==> flow/design.v <==
module alu (
    input  [18:0] a,
    input  [18:0] b,
    input  [4:0]  opcode,
    output reg [37:0] outau
);
always @(*) begin
    case (opcode)
        5'b00000: outau = {19'b0, a + b};         
        5'b00001: outau = {19'b0, a - b};         
        5'b00010: outau = a * b;                  
        5'b00011: outau = (b != 0) ? {19'b0, a / b} : 38'b0;  
        5'b00100: outau = {19'b0, a + 19'd1};     
        5'b00101: outau = {19'b0, a - 19'd1};     
        5'b00110: outau = {19'b0, a & b};         
        5'b00111: outau = {19'b0, a | b};         
        5'b01000: outau = {19'b0, a ^ b};         
        5'b01001: outau = {19'b0, ~a};            
        default : outau = 38'b0;                  
    endcase
end
endmodule
module program_counter (
    input clk,
    input rst,
    input pc_enable,
    input [1:0] pc_sel,            
    input [18:0] target_addr,      
    output reg [18:0] pc
);
always @(posedge clk or posedge rst) begin
    if (rst) begin
        pc <= 19'd0;
    end 
    else if (pc_enable) begin
        case (pc_sel)
            2'b00: pc <= pc + 1;         
            2'b01: pc <= target_addr;        
            2'b10: pc <= target_addr;        
            2'b11: pc <= target_addr;        
        endcase
    end
end
endmodule
module inst_reg (
    input clk,
    input load_IR,
    input [18:0] ins,               
    output reg [4:0] opcode,        
    output reg [3:0] rs1, rs2, rd,  
    output reg [13:0] addr_imm,     
    output reg [5:0] branch_offset  
);
    localparam OPC_ADD   = 5'd0,
               OPC_SUB   = 5'd1,
               OPC_MUL   = 5'd2,
               OPC_DIV   = 5'd3,
               OPC_INC   = 5'd4,
               OPC_DEC   = 5'd5,
               OPC_AND   = 5'd6,
               OPC_OR    = 5'd7,
               OPC_XOR   = 5'd8,
               OPC_NOT   = 5'd9,
               OPC_LD    = 5'd10,
               OPC_ST    = 5'd11,
               OPC_BEQ   = 5'd12,
               OPC_BNE   = 5'd13,
               OPC_JMP   = 5'd14,
               OPC_CALL  = 5'd15;
    always @(posedge clk) begin
        if (load_IR) begin
            opcode <= ins[18:14];
            rs1 <= 4'd0;
            rs2 <= 4'd0;
            rd <= 4'd0;
            addr_imm <= 14'd0;
            branch_offset <= 6'd0;
            case (ins[18:14])
                OPC_ADD, OPC_SUB, OPC_MUL, OPC_DIV,
                OPC_INC, OPC_DEC, OPC_AND, OPC_OR,
                OPC_XOR, OPC_NOT: begin
                    rs1 <= ins[13:10];
                    rs2 <= ins[9:6];
                    rd  <= ins[5:2];
                end
                OPC_LD, OPC_ST: begin
                    rs1 <= ins[13:10];             
                    rs2 <= ins[9:6];               
                    addr_imm <= {8'd0, ins[5:0]};  
                end
                OPC_BEQ, OPC_BNE: begin
                    rs1 <= ins[13:10];            
                    rs2 <= ins[9:6];              
                    branch_offset <= ins[5:0];    
                end
                OPC_JMP, OPC_CALL: begin
                    addr_imm <= ins[13:0];        
                end
                default: begin
                end
            endcase
        end
    end
endmodule
module reg_file (
    input clk,
    input rst,
    input reg_write,                  
    input [4:0] read_reg1,            
    input [4:0] read_reg2,            
    input [4:0] write_reg,            
    input [18:0] write_data,          
    output [18:0] read_data1,         
    output [18:0] read_data2          
);
    reg [18:0] registers [0:31];
    assign read_data1 = registers[read_reg1];
    assign read_data2 = registers[read_reg2];
    integer i;
    always @(posedge clk or posedge rst) begin
        if (rst) begin
            for (i = 0; i < 32; i = i + 1)
                registers[i] <= 19'd0;
        end else if (reg_write) begin
                        registers[write_reg] <= write_data;
        end
    end
endmodule
module control_unit (
    input clk, rst,
    input [4:0] opcode,                     	 
    input regs_equal,				 
    output reg mem_read,			 
    output reg mem_write,			 
    output reg reg_write,			 
    output reg load_IR,				 
    output reg pc_enable,			 
    output reg [4:0] ALU_op,			 
    output reg [1:0] pc_sel,			 
    output halted				 
);
    parameter FETCH = 3'b000, EXECUTE = 3'b001, MEMORY = 3'b010,
              WRITBK = 3'b011, CONTROL = 3'b100, HALT = 3'b101;
    reg [2:0] state, next_state;
    assign halted = (state == HALT);
    always @(posedge clk or posedge rst) begin
        if (rst)
            state <= FETCH;
        else
            state <= next_state;
    end
    always @(*) begin
        case (state)
            FETCH: next_state = EXECUTE;
            EXECUTE: begin
                case (opcode)
                    5'b01010, 5'b01011: next_state = MEMORY;   				 
                    5'b01100, 5'b01101, 5'b01110, 5'b01111: next_state = CONTROL;	 
                    5'b00000, 5'b00001, 5'b00010, 5'b00011, 5'b00100,
                    5'b00101, 5'b00110, 5'b00111, 5'b01000, 5'b01001: next_state = WRITBK;  
                    5'b11111: next_state = HALT;					 
                    default: next_state = FETCH;					 
                endcase
            end
            MEMORY: begin
                if (opcode == 5'b01010)
                    next_state = WRITBK;	  
                else
                    next_state = FETCH;  	 
            end
            WRITBK: next_state = FETCH;
            CONTROL: next_state = FETCH;
            HALT: next_state = HALT;
            default: next_state = FETCH;
        endcase
    end
    always @(*) begin
        mem_read = 0;
        mem_write = 0;
        reg_write = 0;
        load_IR = 0;
        pc_enable = 0;
        ALU_op = 5'b00000;
        pc_sel = 2'b00;
        case (state)
            FETCH: begin
                mem_read = 1;
                load_IR = 1;
                pc_enable = 1;
                pc_sel = 2'b00;
            end
            EXECUTE: begin
                ALU_op = opcode;
            end
            MEMORY: begin
                if (opcode == 5'b01010)
                    mem_read = 1;        
                else
                    mem_write = 1;       
            end
            WRITBK: begin
                ALU_op = opcode;
                if (opcode != 5'b01011)  
                    reg_write = 1;
            end
            CONTROL: begin
                case (opcode)
                    5'b01100: begin pc_enable = regs_equal;  pc_sel = 2'b01; end  
                    5'b01101: begin pc_enable = !regs_equal; pc_sel = 2'b01; end  
                    5'b01110, 5'b01111: begin pc_enable = 1; pc_sel = 2'b10; end  
                    default: ;
                endcase
            end
            default: ;
        endcase
    end
endmodule
module top_module (
    input clk,
    input rst,
    output [18:0] imem_addr,               
    input  [18:0] imem_rdata,              
    output [8:0]  dmem_addr,               
    input  [18:0] dmem_rdata,              
    output [18:0] dmem_wdata,              
    output        dmem_we,                 
    output        halt                     
);
    wire [4:0] opcode;
    wire [3:0] rs1, rs2, rd;
    wire [13:0] addr_imm;
    wire [5:0] branch_offset;
    wire [4:0] alu_opcode;
    wire [1:0] pc_sel;
    wire [18:0] reg_data1, reg_data2;
    wire [37:0] alu_result;
    wire mem_read, mem_write, reg_write, load_IR, pc_enable;
    wire [18:0] pc_value;
    wire [18:0] target_addr;
    reg [18:0] mem_read_data;
    always @(posedge clk) begin
        if (mem_read)
            mem_read_data <= dmem_rdata;
    end
    wire is_load = (opcode == 5'b01010);
    wire [3:0]  wb_reg  = is_load ? rs2 : rd;
    wire [18:0] wb_data = is_load ? mem_read_data : alu_result[18:0];
    wire [18:0] ea      = reg_data1 + {5'd0, addr_imm};
    assign imem_addr  = pc_value;
    assign dmem_addr  = ea[8:0];
    assign dmem_wdata = reg_data2;
    assign dmem_we    = mem_write;
    assign target_addr = (pc_sel == 2'b01) ? (pc_value + {{13{branch_offset[5]}}, branch_offset}) : {5'd0, addr_imm};
    program_counter PC (
        .clk(clk),
        .rst(rst),
        .pc_enable(pc_enable),
        .pc_sel(pc_sel),
        .target_addr(target_addr),
        .pc(pc_value)
    );
    inst_reg IR (
        .clk(clk),
        .load_IR(load_IR),
        .ins(imem_rdata),
        .opcode(opcode),
        .rs1(rs1),
        .rs2(rs2),
        .rd(rd),
        .addr_imm(addr_imm),
        .branch_offset(branch_offset)
    );
    control_unit CU (
        .clk(clk),
        .rst(rst),
        .opcode(opcode),
        .regs_equal(reg_data1 == reg_data2),
        .mem_read(mem_read),
        .mem_write(mem_write),
        .reg_write(reg_write),
        .load_IR(load_IR),
        .pc_enable(pc_enable),
        .ALU_op(alu_opcode),
        .pc_sel(pc_sel),
        .halted(halt)
    );
    reg_file RF (
        .clk(clk),
        .rst(rst),
        .reg_write(reg_write),
        .read_reg1({1'b0, rs1}),
        .read_reg2({1'b0, rs2}),
        .write_reg({1'b0, wb_reg}),
        .write_data(wb_data),
        .read_data1(reg_data1),
        .read_data2(reg_data2)
    );
    alu ALU (
        .a(reg_data1),
        .b(reg_data2),
        .opcode(alu_opcode),
        .outau(alu_result)
    );
endmodule
==> Reports on top_module <==
What the tools print for top_module, step after step.
Line numbers count from 1 in the design file above.
{ "inputs": {"top_module": "top_module", "clk_port": "clk", "lib": "sky130hd", "corner": "tt_025C_1v80"} }

==> After elaboration <==
Yosys after proc, flatten, opt, wreduce and memory -nomap, before mapping. Print and check cells are not counted. Equal cells are merged and count once.
Memory sizes are those after Yosys's memory passes, which may raise the word count (mostly to a power of two), join words into wider ones and drop unused or constant bits.
{ "classes": {"n_addsub": 7, "multipliers": 1, "div": 1, "eq_ne": 84, "mux": 24, "bitwise": 4, "reduce_and_logical": 34} }
{ "op_table": {"columns": ["op", "n"], "rows": [
  ["19-bit parallel mux with 16-bit select", 2],
  ["19-bit by 19-bit divider with 19-bit output", 1],
  ["19-bit by 19-bit multiplier with 19-bit output", 1],
  ["19-bit parallel mux with 10-bit select", 1],
  ["4-bit == test with constant B", 24],
  ["5-bit by 4-bit == test with 1-bit output with constant B", 15],
  ["19-bit 2-to-1 mux", 3],
  ["4-bit by 3-bit == test with 1-bit output with constant B", 12],
  ["5-bit by 3-bit == test with 1-bit output with constant B", 8],
  ["19-bit by 1-bit adder with 19-bit output with constant B", 2],
  ["19-bit adder", 2],
  ["19-bit parallel mux with 2-bit select", 1],
  ["2-bit AND reduction", 16],
  ["14-bit parallel mux with 2-bit select", 1],
  ["5-bit zero test", 5],
  ["4-bit by 2-bit == test with 1-bit output with constant B", 6],
  ["5-bit by 2-bit == test with 1-bit output with constant B", 4],
  ["19-bit by 1-bit subtractor with 19-bit output with constant B", 1],
  ["19-bit subtractor", 1],
  ["19-bit == test", 1],
  ["19-bit AND", 1],
  ["19-bit OR", 1],
  ["19-bit XOR", 1],
  ["19-bit NOT", 1],
  ["19-bit nonzero test", 1],
  ["14-bit OR reduction", 1],
  ["2-bit OR reduction", 6],
  ["4-bit by 1-bit == test with 1-bit output with constant B", 3]
]} }
Other operator kinds: 21; their cells: 33.
{ "bits": {"register_bits": 382, "mem_bits_ro": 96, "clocked_rd_ports_x_width": 3, "mem_count": 1, "out_inout_bits": 49} }
{ "mem_list": {"columns": ["memory", "size", "width", "read_ports", "wr", "line", "source"], "rows": [
  ["(no name shown)", 32, 3, 1, 0, 156, "case (opcode)"]
]} }

==> Depth <==
Yosys ltp: most cells in a row. Word level: on the elaborated netlist, between registers, memories and ports. Mapped: between sequential cells and ports; inverters and the memories' decode and read muxes count.
{ "logic_depth": {"depth_word": 7, "ABC_AREA": 0, "depth_mapped": 216} }

==> Synthesis result <==
The flow's flattened synthesis, as Yosys stat reports it; memories are mapped. The netlist is that of the ABC_AREA named above (0 if unset); the other value can give another one.
{ "types": {"columns": ["type", "n", "type_area_um2"], "rows": [
  ["sky130_fd_sc_hd__dfrtp_1", 326, 8.16E+03],
  ["sky130_fd_sc_hd__ha_1", 358, 4.48E+03],
  ["sky130_fd_sc_hd__fa_1", 127, 2.54E+03],
  ["sky130_fd_sc_hd__a21oi_1", 383, 1.92E+03],
  ["sky130_fd_sc_hd__nand2_1", 462, 1.73E+03],
  ["sky130_fd_sc_hd__o21ai_0", 344, 1.72E+03],
  ["sky130_fd_sc_hd__edfxtp_1", 56, 1.68E+03],
  ["sky130_fd_sc_hd__nor2_1", 445, 1.67E+03],
  ["sky130_fd_sc_hd__inv_1", 297, 1.11E+03],
  ["sky130_fd_sc_hd__mux2_2", 96, 1.08E+03],
  ["sky130_fd_sc_hd__xnor2_1", 111, 972.182],
  ["sky130_fd_sc_hd__mux2i_1", 73, 730.701],
  ["sky130_fd_sc_hd__o21a_1", 88, 660.634],
  ["sky130_fd_sc_hd__nor3_1", 125, 625.6],
  ["sky130_fd_sc_hd__clkbuf_1", 163, 611.837],
  ["sky130_fd_sc_hd__xor2_1", 65, 569.296],
  ["sky130_fd_sc_hd__a22oi_1", 70, 525.504],
  ["sky130_fd_sc_hd__a21o_1", 65, 487.968]
]} }
Other cell types: 93; their cells: 1142.
{ "mapped": {"cells": 4796, "yosys_area_um2": 39684.3, "seq_area_um2": 9899.5, "ff_cells": 385, "n_buf": 273} }
The figures by module come from a second, unflattened synthesis with its own total; it is not the netlist above.
{ "hier_totals": {"cells_unflattened": 6372, "hier_area_um2": 60255.3} }
Rows give one instance, submodules left out.
{ "modules": {"columns": ["module", "n_inst", "cells", "mod_area_um2"], "rows": [
  ["reg_file", 1, 2680, 31043.5],
  ["alu", 1, 3141, 23680.2],
  ["top_module", 1, 279, 2539.9],
  ["inst_reg", 1, 74, 1380.1],
  ["program_counter", 1, 154, 1267.5],
  ["control_unit", 1, 44, 344.1]
]} }

==> Path before layout <==
OpenSTA on the mapped netlist: ideal clock, no wires. The path of least setup slack (recovery checks aside). Input and output delay are each 20% of the period. Register names are those of the netlist, which keeps one name where synthesis merged equal registers.
{ "synth_path": {"path_kind": "reg2reg", "startpoint": "register IR.rs2[0]", "endpoint": "register RF.registers[9][0]", "clock_period_ps": 38500, "launch_ps": 0, "arrival_time_ps": 41695, "path_slack_ps": -3331, "path_delay_ps": 41831, "path_stages": 198, "n_path_buf": 20, "period_less_setup_slack_ps": 41831} }
"path_delay_ps" = arrival - input delay + setup time.
"path_stages" counts driving pins, that of a launching flip-flop among them; a cell with two outputs on the path counts twice.
"period_less_setup_slack_ps" is the clock period less the worst setup slack; recovery checks do not enter. This is arithmetic on one report: input and output delays are still those of the set period (20% each).
The rows between start and end are the longest chain of elaborated cells between them; the timing report does not say that the signal goes this way. Where chains are equally long, one stands for them.
Each line given opens the expression or statement behind the cell; cells for indexed reads and writes are added by Yosys, which also makes memories of some case tables.
A register here has more assigning lines than the two given.
{ "synth_via": {"cell_sequence": "sky130_fd_sc_hd__edfxtp_1 -> sky130_fd_sc_hd__buf_4 -> sky130_fd_sc_hd__buf_6 -> sky130_fd_sc_hd__buf_4 -> sky130_fd_sc_hd__buf_4 -> sky130_fd_sc_hd__buf_2 -> sky130_fd_sc_hd__buf_2 -> sky130_fd_sc_hd__mux2_2 -> sky130_fd_sc_hd__nand2_1 -> sky130_fd_sc_hd__o21ai_0 -> sky130_fd_sc_hd__o32ai_1 -> sky130_fd_sc_hd__clkbuf_1 -> sky130_fd_sc_hd__ha_1 -> sky130_fd_sc_hd__nor2_1 -> sky130_fd_sc_hd__nor3_1 -> sky130_fd_sc_hd__nand3_1 -> sky130_fd_sc_hd__nor3_1 -> sky130_fd_sc_hd__or2_2 -> [162 not listed] -> sky130_fd_sc_hd__o21ai_1 -> sky130_fd_sc_hd__clkbuf_1 -> sky130_fd_sc_hd__mux2_2 -> sky130_fd_sc_hd__ha_1 -> sky130_fd_sc_hd__o21a_1 -> sky130_fd_sc_hd__o21a_1 -> sky130_fd_sc_hd__o21a_1 -> sky130_fd_sc_hd__o21ai_0 -> sky130_fd_sc_hd__nand2b_1 -> sky130_fd_sc_hd__a21oi_1 -> sky130_fd_sc_hd__o21a_1 -> sky130_fd_sc_hd__o21ai_0 -> sky130_fd_sc_hd__a2111oi_0 -> sky130_fd_sc_hd__o21a_1 -> sky130_fd_sc_hd__o221ai_1 -> sky130_fd_sc_hd__a22oi_1 -> sky130_fd_sc_hd__buf_2 -> sky130_fd_sc_hd__o21ai_0", "elab_chain_len": 6, "cone_cells": 31} }
{ "synth_rtl": {"columns": ["item", "line", "source"], "rows": [
  ["start, declared", 50, "output reg [3:0] rs1, rs2, rd,"],
  ["start, assigned", 83, "rs2 <= ins[9:6];"],
  ["start, assigned", 88, "rs2 <= ins[9:6];"],
  ["4-bit == test", 118, "assign read_data2 = registers[read_reg2];"],
  ["19-bit parallel mux with 16-bit select", 118, null],
  ["19-bit by 19-bit divider with 19-bit output", 12, "5'b00011: outau = (b != 0) ? {19'b0, a / b} : 38'b0;"],
  ["19-bit 2-to-1 mux", 12, null],
  ["19-bit parallel mux with 10-bit select", 8, "case (opcode)"],
  ["19-bit 2-to-1 mux", 247, "wire [18:0] wb_data = is_load ? mem_read_data : alu_result[18:0];"],
  ["end, assigned", 123, "registers[i] <= 19'd0;"],
  ["end, assigned", 125, "registers[write_reg] <= write_data;"],
  ["end, declared", 116, "reg [18:0] registers [0:31];"]
]} }

==> Worst path after layout <==
Path of least setup slack in the final report of record 1 (OpenROAD, finished layout, wires in). Where an end is a register, its clock arrival counts in the times.
The path's times are printed in steps of 10 ps; the period is the one set.
{ "layout_path": {"path_kind": "reg2reg", "startpoint": "register IR.rs2[0]", "endpoint": "register RF.registers[12][0]", "clock_period_ps": 56300, "launch_ps": 550, "arrival_time_ps": 49170, "path_slack_ps": 7550, "path_stages": 193, "n_path_buf": 10} }
The rows between start and end are the longest chain of elaborated cells between them; the timing report does not say that the signal goes this way. Where chains are equally long, one stands for them.
A register here has more assigning lines than the two given.
{ "layout_via": {"cell_sequence": "sky130_fd_sc_hd__edfxtp_1 -> sky130_fd_sc_hd__buf_4 -> sky130_fd_sc_hd__buf_4 -> sky130_fd_sc_hd__inv_1 -> sky130_fd_sc_hd__a221o_1 -> sky130_fd_sc_hd__o21ai_1 -> sky130_fd_sc_hd__a31o_2 -> sky130_fd_sc_hd__inv_1 -> sky130_fd_sc_hd__a2111o_1 -> sky130_fd_sc_hd__nor4_4 -> sky130_fd_sc_hd__buf_4 -> sky130_fd_sc_hd__a31oi_1 -> sky130_fd_sc_hd__or2_2 -> sky130_fd_sc_hd__ha_1 -> sky130_fd_sc_hd__o21a_1 -> sky130_fd_sc_hd__nor2_1 -> sky130_fd_sc_hd__nor2_1 -> sky130_fd_sc_hd__nand3_1 -> [157 not listed] -> sky130_fd_sc_hd__o21a_1 -> sky130_fd_sc_hd__o21ai_2 -> sky130_fd_sc_hd__buf_6 -> sky130_fd_sc_hd__nand2b_1 -> sky130_fd_sc_hd__o22ai_1 -> sky130_fd_sc_hd__o21bai_1 -> sky130_fd_sc_hd__ha_1 -> sky130_fd_sc_hd__a21o_1 -> sky130_fd_sc_hd__a21o_1 -> sky130_fd_sc_hd__a21oi_1 -> sky130_fd_sc_hd__o21a_1 -> sky130_fd_sc_hd__o21ai_0 -> sky130_fd_sc_hd__a2111oi_0 -> sky130_fd_sc_hd__o21a_1 -> sky130_fd_sc_hd__o221ai_1 -> sky130_fd_sc_hd__a22oi_1 -> sky130_fd_sc_hd__buf_4 -> sky130_fd_sc_hd__o21ai_0", "elab_chain_len": 6, "cone_cells": 31} }
{ "layout_rtl": {"columns": ["item", "line", "source"], "rows": [
  ["start, declared", 50, "output reg [3:0] rs1, rs2, rd,"],
  ["start, assigned", 83, "rs2 <= ins[9:6];"],
  ["start, assigned", 88, "rs2 <= ins[9:6];"],
  ["4-bit == test", 118, "assign read_data2 = registers[read_reg2];"],
  ["19-bit parallel mux with 16-bit select", 118, null],
  ["19-bit by 19-bit divider with 19-bit output", 12, "5'b00011: outau = (b != 0) ? {19'b0, a / b} : 38'b0;"],
  ["19-bit 2-to-1 mux", 12, null],
  ["19-bit parallel mux with 10-bit select", 8, "case (opcode)"],
  ["19-bit 2-to-1 mux", 247, "wire [18:0] wb_data = is_load ? mem_read_data : alu_result[18:0];"],
  ["end, assigned", 123, "registers[i] <= 19'd0;"],
  ["end, assigned", 125, "registers[write_reg] <= write_data;"],
  ["end, declared", 116, "reg [18:0] registers [0:31];"]
]} }

Appendix: measured runs

Design top_module on sky130hd. What follows are 5 stored runs of the flow, each under its own settings; their order means nothing. The constraints put input and output delay at 20% of the set period each and load the outputs with 0.01 pF.
"period_reached_ps" = clock period - worst setup slack. The figure is calculated, with input and output delays left at 20% of the set period.
[
  {
    "run": "record 1",
    "settings": { "CAP_MARGIN": 35, "CORE_UTILIZATION": 38, "CTS_CLUSTER_SIZE": 85, "HOLD_SLACK_MARGIN": 0.02, "MAX_ROUTING_LAYER": "met5", "PLACE_DENSITY_LB_ADDON": 0.3, "SLEW_MARGIN": 20, "period_ns": 56.3, "CORE_MARGIN": 2 },
    "results": { "tns_ps": 0, "final_stdcell_area_um2": 44076.0, "setup_worst_slack_ps": 7551, "die_footprint_um2": 107034.0, "period_reached_ps": 48749, "synth_area_um2": 39684.3 }
  },
  {
    "run": "record 2",
    "settings": { "period_ns": 38.0, "CAP_MARGIN": 20, "CORE_MARGIN": 2, "CORE_UTILIZATION": 40, "SLEW_MARGIN": 20 },
    "results": { "synth_area_um2": 39684.3, "period_reached_ps": 37347, "tns_ps": 0, "final_stdcell_area_um2": 48685.4, "die_footprint_um2": 101745.0, "setup_worst_slack_ps": 653 }
  },
  {
    "run": "record 3",
    "settings": { "ABC_AREA": 1, "CELL_PAD_IN_SITES_GLOBAL_PLACEMENT": 2, "CORE_MARGIN": 7, "CORE_UTILIZATION": 72, "CTS_CLUSTER_SIZE": 96, "GPL_ROUTABILITY_DRIVEN": 0, "GPL_TIMING_DRIVEN": 0, "MAX_ROUTING_LAYER": "met5", "MIN_ROUTING_LAYER": "met2", "SETUP_SLACK_MARGIN": 1.32, "SLEW_MARGIN": 35, "period_ns": 39.2, "CAP_MARGIN": 20 },
    "outcome": "no results, placement failed with GPL-0301"
  },
  {
    "run": "record 4",
    "settings": { "ABC_AREA": 0, "CELL_PAD_IN_SITES_DETAIL_PLACEMENT": 0, "CORE_ASPECT_RATIO": 0.81, "CORE_UTILIZATION": 17, "CTS_CLUSTER_SIZE": 96, "GPL_ROUTABILITY_DRIVEN": 0, "GPL_TIMING_DRIVEN": 0, "MAX_ROUTING_LAYER": "met4", "PLACE_DENSITY_LB_ADDON": 0.27, "SETUP_SLACK_MARGIN": 5.0, "period_ns": 60.5, "CAP_MARGIN": 20, "CORE_MARGIN": 2, "SLEW_MARGIN": 20 },
    "results": { "setup_worst_slack_ps": 7740, "tns_ps": 0, "period_reached_ps": 52760, "final_stdcell_area_um2": 46622.2, "die_footprint_um2": 237340.0, "synth_area_um2": 39684.3 }
  },
  {
    "run": "record 5",
    "settings": { "SETUP_SLACK_MARGIN": 5.0, "period_ns": 38.0, "CAP_MARGIN": 20, "CORE_MARGIN": 2, "CORE_UTILIZATION": 40, "SLEW_MARGIN": 20 },
    "results": { "die_footprint_um2": 101745.0, "final_stdcell_area_um2": 49834.0, "setup_worst_slack_ps": 1201, "period_reached_ps": 36799, "synth_area_um2": 39684.3, "tns_ps": 0 }
  }
]
